==> flow/design.v <==
`timescale 1ns / 1ps
module skin_detection(
    input clk,
    input n_rst,
    input [23:0] i_vid_data,
    input i_vid_hsync,
    input i_vid_vsync,
    input i_vid_VDE,
    input [3:0] sw,
    output reg [23:0] o_vid_data,
    output reg o_vid_hsync,
    output reg o_vid_vsync,
    output reg o_vid_VDE
);
    localparam [7:0] skin_y = 8'd80;
    localparam [7:0] skin_cb_min = 8'd70;  
    localparam [7:0] skin_cb_max = 8'd135;  
    localparam [7:0] skin_cr_min = 8'd120;  
    localparam [7:0] skin_cr_max = 8'd180;   
    reg signed [8:0] y, ytemp;
    reg signed [8:0] cb;
    reg signed [8:0] cr;
    reg signed [8:0] rtemp,gtemp,btemp, rtemp2, gtemp2, btemp2;
    localparam [7:0] r  = 8'd255;
    localparam [7:0] g = 8'd0;
    localparam [7:0] b = 8'd255;
    wire [7:0] red, green, blue;
    assign {red, blue, green} = i_vid_data;
    wire hsync = i_vid_hsync;
    wire vsync = i_vid_vsync;
    wire VDE = i_vid_VDE;
    always @(posedge clk) begin
        if(sw == 4'd1) begin
        ytemp <= 16+ (256*red+green*645+blue*98)/1000;
        cb <= (577*(btemp-ytemp))/1000+128;
        cr <= (713*(rtemp-ytemp))/1000+128;
        y <= ytemp;
        rtemp <= red;
        gtemp <= green;
        btemp <= blue;
        rtemp2 <= rtemp;
        gtemp2 <= gtemp;
        btemp2 <= btemp;
        if(y > skin_y && skin_cb_min < cb && skin_cb_max > cb && skin_cr_min < cr && skin_cr_max > cr) begin
            o_vid_data[23:16] <= rtemp2;
            o_vid_data[15:8] <= btemp2;
            o_vid_data[7:0] <= gtemp2;
        end else begin
            o_vid_data[23:16] <= r;
            o_vid_data[15:8] <= b;
            o_vid_data[7:0] <= g;
        end
        o_vid_hsync <=  hsync;
        o_vid_vsync <=  vsync;
        o_vid_VDE <=  VDE;
    end
    end
endmodule
`timescale 1ns / 1ps
module inversion(
    input clk,
    input n_rst,
    input [23:0] i_vid_data,
    input i_vid_hsync,
    input i_vid_vsync,
    input i_vid_VDE,
    input [3:0] sw,
    output reg [23:0] o_vid_data,
    output reg o_vid_hsync,
    output reg o_vid_vsync,
    output reg o_vid_VDE
);
    wire [7:0] red, green, blue;
    assign {red, green, blue} = i_vid_data;
 always @(posedge clk) begin
        if(sw == 4'd2) begin
            o_vid_data[23:16] <= 255-red;
            o_vid_data[15:8] <= 255-green;
            o_vid_data[7:0] <= 255-blue;
        end
        o_vid_hsync <= i_vid_hsync;
        o_vid_vsync <=  i_vid_vsync;
        o_vid_VDE <=  i_vid_VDE;
        end
endmodule
`timescale 1ns / 1ps
module position(
input clk,
    input n_rst,
    input [23:0] i_vid_data,
    input i_vid_hsync,
    input i_vid_vsync,
    input i_vid_VDE,
    input [3:0] sw,
    output reg [23:0] o_vid_data,
    output reg o_vid_hsync,
    output reg o_vid_vsync,
    output reg o_vid_VDE
);
    wire [7:0] red, green, blue;
    reg [16:0] vcount, hcount;
    reg [16:0] vcount_q, hcount_q;
    assign {red, blue, green} = i_vid_data;
    always @* begin
        hcount = hcount_q;
        vcount = vcount_q;
        if(!n_rst) begin
            hcount = 0;
            vcount = 0;
        end else
            if(i_vid_VDE) begin
        if(hcount_q>=16'd1919) begin
            hcount = 0;
            if(vcount_q>=16'd1079)
                vcount =0;
         else vcount = vcount_q +1;
    end else hcount = hcount_q +1;
    end
    end
    always @(posedge clk) begin
        hcount_q <= hcount;
        vcount_q <= vcount;
    end
    wire [7:0] grey = (3*red)/100 + (59*green)/100 + (11*blue)/100;
     always @(posedge clk) begin
           if(sw == 4'd3) begin
             if (hcount > 200 && hcount < 800) begin
                o_vid_data[23:16] <= grey;
                 o_vid_data[15:8] <= grey; 
                 o_vid_data[7:0] <= grey;         
           end
           else
             o_vid_data <= i_vid_data;
           end
           o_vid_hsync <= i_vid_hsync;
           o_vid_vsync <=  i_vid_vsync;
           o_vid_VDE <=  i_vid_VDE;
           end
endmodule
`timescale 1ns / 1ps
module colour_change #
(
    parameter DATA_WIDTH = 24  
)
(
    input  wire                   clk,
    input  wire                   n_rst,
    input  wire [DATA_WIDTH-1:0] i_vid_data,
    input  wire                  i_vid_hsync,
    input  wire                  i_vid_vsync,
    input  wire                  i_vid_VDE,
    output reg [DATA_WIDTH-1:0] o_vid_data,
    output reg                  o_vid_hsync,
    output reg                  o_vid_vsync,
    output reg                  o_vid_VDE,
    input wire [3:0] btn,
    input wire [3:0] sw,
    output wire [3:0] led 
);
 assign led = 4'd0;
 wire [23:0] out1, out2,out3;
   wire hsync, vsync, vde, hsync2, vsync2, vde2, hsync3, vsync3, vde3;
   always@* begin
       case(sw)
           4'd1:begin o_vid_data=out1;
           o_vid_hsync = hsync;
           o_vid_vsync = vsync;
           o_vid_VDE = vde;
           end
           4'd2: begin 
            o_vid_data=out2;
            o_vid_hsync = hsync2;
            o_vid_vsync = vsync2;
            o_vid_VDE = vde2;
           end
           4'd3: begin 
           o_vid_data=out3;
           o_vid_hsync = hsync3;
           o_vid_vsync = vsync3;
           o_vid_VDE = vde3;
          end
          default: begin
           o_vid_data=i_vid_data;
           o_vid_hsync = i_vid_hsync;
           o_vid_vsync = i_vid_vsync;
           o_vid_VDE = i_vid_VDE;
           end
       endcase
   end
   skin_detection skin(.clk(clk), .n_rst(n_rst), .i_vid_data(i_vid_data), .i_vid_hsync(i_vid_hsync), .i_vid_vsync(i_vid_vsync), .i_vid_VDE(i_vid_VDE), .o_vid_data(out1), .o_vid_hsync(hsync), .o_vid_vsync(vsync), .o_vid_VDE(vde), .sw(sw));
   inversion inverse(.clk(clk), .n_rst(n_rst), .i_vid_data(i_vid_data), .i_vid_hsync(i_vid_hsync), .i_vid_vsync(i_vid_vsync), .i_vid_VDE(i_vid_VDE), .o_vid_data(out2), .o_vid_hsync(hsync2), .o_vid_vsync(vsync2), .o_vid_VDE(vde2), .sw(sw));
   position pos(.clk(clk), .n_rst(n_rst), .i_vid_data(i_vid_data), .i_vid_hsync(i_vid_hsync), .i_vid_vsync(i_vid_vsync), .i_vid_VDE(i_vid_VDE), .o_vid_data(out3), .o_vid_hsync(hsync3), .o_vid_vsync(vsync3), .o_vid_VDE(vde3), .sw(sw));
endmodule
# Reports on colour_change
# The steps from the RTL of colour_change to its reports follow in flow order.
# Line numbers count from 1 in the design file above.
# Operators carry their Yosys type and port widths (W data, S select, Z words).
# Library cell names are shortened.
# Not given: n/a
# design
top	colour_change
clock	clk
library	sky130hd
pvt_corner	tt_025C_1v80

# Elaborated design
# Counts by Yosys on the flattened word-level netlist (proc, flatten, opt, wreduce; memories kept). Register bits leave out memories and registers merged into their read ports (data or address); mux counts leave out enables and synchronous resets folded into registers. Print and check cells are left out. Cells with the same type and inputs are merged into one.
# word_totals
regBits	179
# op_classes
n_addsub	13
div_mod_pow	6
reduce_logical	6
n_eq	3
n_cmp	8
multipliers	7
muxes	10
# ops
cell	n
$mul A11 B32 Y32 const A	2
$div A32 B11 Y32 const B	2
$div A32 B7 Y32 const B	3
$div A32 B10 Y32 const B	1
$mul A8 B10 Y18 const B	1
$mul A6 B8 Y14 const A	1
$mul A8 B6 Y14 const B	1
$pmux W24 S3	1
$mux W17	3
$mul A4 B8 Y12 const A	1
$add A16 B32 Y32	1
$add A32 B32 Y32	1
$sub A8 B8 Y8 const A	3
$mux W8	3
$mul A2 B8 Y10 const A	1
$sub A9 B9 Y10	2
$lt A7 B9 Y1 const A	2
$gt A8 B9 Y1 const A	2
$add A9 B9 Y9 const B	2
$add A17 B1 Y17 const B	1
$lt A17 B10 Y1 const B	1
$ge A17 B11 Y1 const B	1
$gt A17 B8 Y1 const B	1
$add A8 B8 Y8	2
$add A5 B9 Y9 const A	1
$gt A9 B7 Y1 const B	1
$eq A4 B2 Y1 const B	2
$pmux W1 S2	3
# Not listed: further kinds 3, cells in them 7.

# Depth
# Depth = most cells in a row (Yosys ltp): at word level without a register or memory, in the mapped netlist without a sequential cell, where the memories' decode and read muxes count.
# logic_depth
word_depth	7
ABC_AREA	0
depth_mapped	68
ltp_nobuf	61

# After synthesis
# Yosys stat after the flow's synthesis: flattened, memories mapped to cells. It holds for the ABC_AREA given above (unset counts as 0); a run with the other value may have another netlist.
# The area totals of this step are shown rounded.
# types
cell	n	type_area_um2
edfxtp_1	159	4.77E+03
ha_1	285	3565.92
xnor2_1	175	1532.72
fa_1	68	1.36E+03
nand2_1	304	1.14E+03
inv_1	251	942.154
nor2_1	230	863.328
a21oi_1	171	855.821
o21ai_0	163	815.782
mux2i_1	76	760.73
xor2_1	70	613.088
dfxtp_1	20	400.384
a21o_1	45	337.824
o211ai_1	45	337.824
nand3_1	67	335.322
nor3_1	58	290.278
or2_2	46	287.776
maj3_1	25	250.24
# Other cell types: 128; their cells: 848.
# mapped
seqArea_um2	5170
flip_flops	179
mapped_cells	3106
yosys_area_um2	26100
# The figures by module come from a second, unflattened synthesis with its own total; it is not the netlist above.
# hier_totals
hier_cells	3377
area_unflattened_um2	28300
# Each row is one instance without its submodules.
# modules
module	cells	area_um2	n_inst	mod_seq_area_um2
skin_detection	2285	19100	1	3330
position	840	6830	1	1120
colour_change	200	1530	1	0.0
inversion	52	886	1	781

# Path before layout
# Source: OpenSTA report_checks on the synthesized netlist (no wires, ideal clock, input and output delay 20% of the period each), path of least setup slack; recovery checks are left aside. Register names are those of the netlist, which keeps one name where synthesis merged equal registers.
# synth_path
path_type	input -> register
from	in i_vid_data[0]
to	reg pos.o_vid_data[23]
arrival_time_ps	16220
delay_ps	12474
path_slack_ps	3526
launch_ps	4000
input_delay_ps	4000
setup_ps	254
n_path_buf	2
stages	56
tclk_ps	20000
synth_period_reached_ps	16474
# "delay_ps" is the arrival time less input delay plus setup time.
# "stages" counts driving pins, that of a launching flip-flop among them; a cell with two outputs on the path counts twice.
# "synth_period_reached_ps" = period - worst setup slack (recovery checks aside). The figure is calculated, with input and output delays left at 20% of the set period.
# Between the ends stands the longest chain of elaborated cells between them, by number of cells; it is not shown to be the way that was timed. Of several equally long chains one is given.
# A line is the first line of the expression or statement that the cell stems from. Yosys adds cells for indexed reads and writes and turns some case tables into memories.
# synth_via
cell_sequence	fa_1 > inv_1 > fa_1 > fa_1 > inv_1 > ha_1 > nor2b_1 > o21ai_0 > a21oi_1 > o21ai_0 > a21boi_1 > o21ai_0 > a21oi_1 > o21ai_0 > nand3_1 > a2111o_1 > a41o_1 > o31ai_1 > [... 20 more ...] > maj3_1 > maj3_1 > mux2i_1 > o21ai_1 > xor2_1 > o2111ai_1 > fa_1 > ha_1 > inv_1 > fa_1 > nor2b_1 > o21ai_0 > nand2b_1 > a21o_1 > a21oi_1 > xor2_1 > nand2b_1 > nand2_1
elab_chain_cells	5
cone_cells	5
lines_between	2
cone_classes	add/sub (2); mul (1); div (1); mux (1)
# synth_lines
element	line_no	text
start: declaration	148	input  wire [DATA_WIDTH-1:0] i_vid_data,
$mul A6 B8 Y14	124	wire [7:0] grey = (3*red)/100 + (59*green)/100 + (11*blue)/100;
$div A32 B7 Y32	124
$add A8 B8 Y8 x2	124
$mux W8	127	if (hcount > 200 && hcount < 800) begin
end: assignment	128	o_vid_data[23:16] <= grey;
end: assignment	133	o_vid_data <= i_vid_data;
end: declaration	95	output reg [23:0] o_vid_data,

# Path in the finished layout
# From the final timing report of entry C: the path of least setup slack in the routed layout; clock arrival at registers is part of the times.
# The path's times are printed in steps of 10 ps; the period is the one set.
# layout_path
path_type	input -> register
from	in i_vid_data[2]
to	reg pos.o_vid_data[23]
path_slack_ps	2230
launch_ps	4000
arrival_time_ps	17970
stages	57
setup_ps	240
n_path_buf	2
input_delay_ps	4000
tclk_ps	20000
# Between the ends stands the longest chain of elaborated cells between them, by number of cells; it is not shown to be the way that was timed. Of several equally long chains one is given.
# layout_via
cell_sequence	clkdlybuf4s50_1 > fa_1 > inv_1 > fa_1 > fa_1 > inv_1 > ha_1 > nor2b_1 > o21ai_0 > a21oi_1 > o21ai_0 > a21boi_1 > o21ai_0 > a21oi_1 > o21ai_0 > a21oi_1 > nor2_1 > ha_1 > [... 21 more ...] > maj3_1 > maj3_1 > mux2i_1 > o21ai_1 > xor2_1 > o2111ai_1 > fa_1 > ha_1 > inv_1 > fa_1 > nor2b_1 > o21ai_0 > nand2b_1 > a21o_1 > a21oi_1 > xor2_1 > nand2b_1 > nand2_1
elab_chain_cells	5
cone_cells	5
lines_between	2
cone_classes	add/sub (2); mul (1); div (1); mux (1)
# layout_lines
element	line_no	text
start: declaration	148	input  wire [DATA_WIDTH-1:0] i_vid_data,
$mul A6 B8 Y14	124	wire [7:0] grey = (3*red)/100 + (59*green)/100 + (11*blue)/100;
$div A32 B7 Y32	124
$add A8 B8 Y8 x2	124
$mux W8	127	if (hcount > 200 && hcount < 800) begin
end: assignment	128	o_vid_data[23:16] <= grey;
end: assignment	133	o_vid_data <= i_vid_data;
end: declaration	95	output reg [23:0] o_vid_data,

# Record of 3 stored runs of the RTL-to-layout flow on colour_change, platform sky130hd. The runs are unordered. Constraints: input delay and output delay 20% of the set period each, output load 0.01 pF.
# "period_reached_ps": clock period set for the run, less the worst setup slack. It is reckoned from that one timing run; input and output delays stay at 20% of the period that was set.
# By "worst_path_ps" is meant the share of the clock period that the worst setup path is allowed (20% is reserved at inputs, 20% at outputs), minus its slack. Clock arrival times at its registers enter into it.
# "worst_path_ps" is known to 10 ps.
# Values from the reports are rounded here.
# A setting shown as - is not set for that run.
# Results: - = not shown.
run	ABC_AREA	CELL_PAD_IN_SITES_DETAIL_PLACEMENT	CORE_ASPECT_RATIO	CORE_MARGIN	CORE_UTILIZATION	CTS_CLUSTER_DIAMETER	GPL_ROUTABILITY_DRIVEN	GPL_TIMING_DRIVEN	MIN_ROUTING_LAYER	PLACE_DENSITY_LB_ADDON	SETUP_SLACK_MARGIN	SLEW_MARGIN	TNS_END_PERCENT	period_ns	CAP_MARGIN	fin_ws_ps	post_synth_area_um2	die_area_um2	final_util_frac	hold_worst_slack_ps	worst_path_ps	critical_path_type	period_reached_ps	tns_ps	finalCellArea_um2
entry A	0	2	1.64	7	46	398	0	0	met2	0.29	2.19	5	85	10.1	20	-	-	-	-	-	-	-	-	-	-
entry B	0	2	1.64	7	46	398	0	0	-	0.29	2.19	35	85	10.1	20	-	-	-	-	-	-	-	-	-	-
entry C	-	-	-	2	40	-	-	-	-	-	-	20	-	20.0	20	2230	26100	67400	0.436	423	13770	input -> register	17771	0	28100
# Entry A: no results, clock tree synthesis failed with DPL-0033
# Entry B: no results, clock tree synthesis failed with DPL-0033
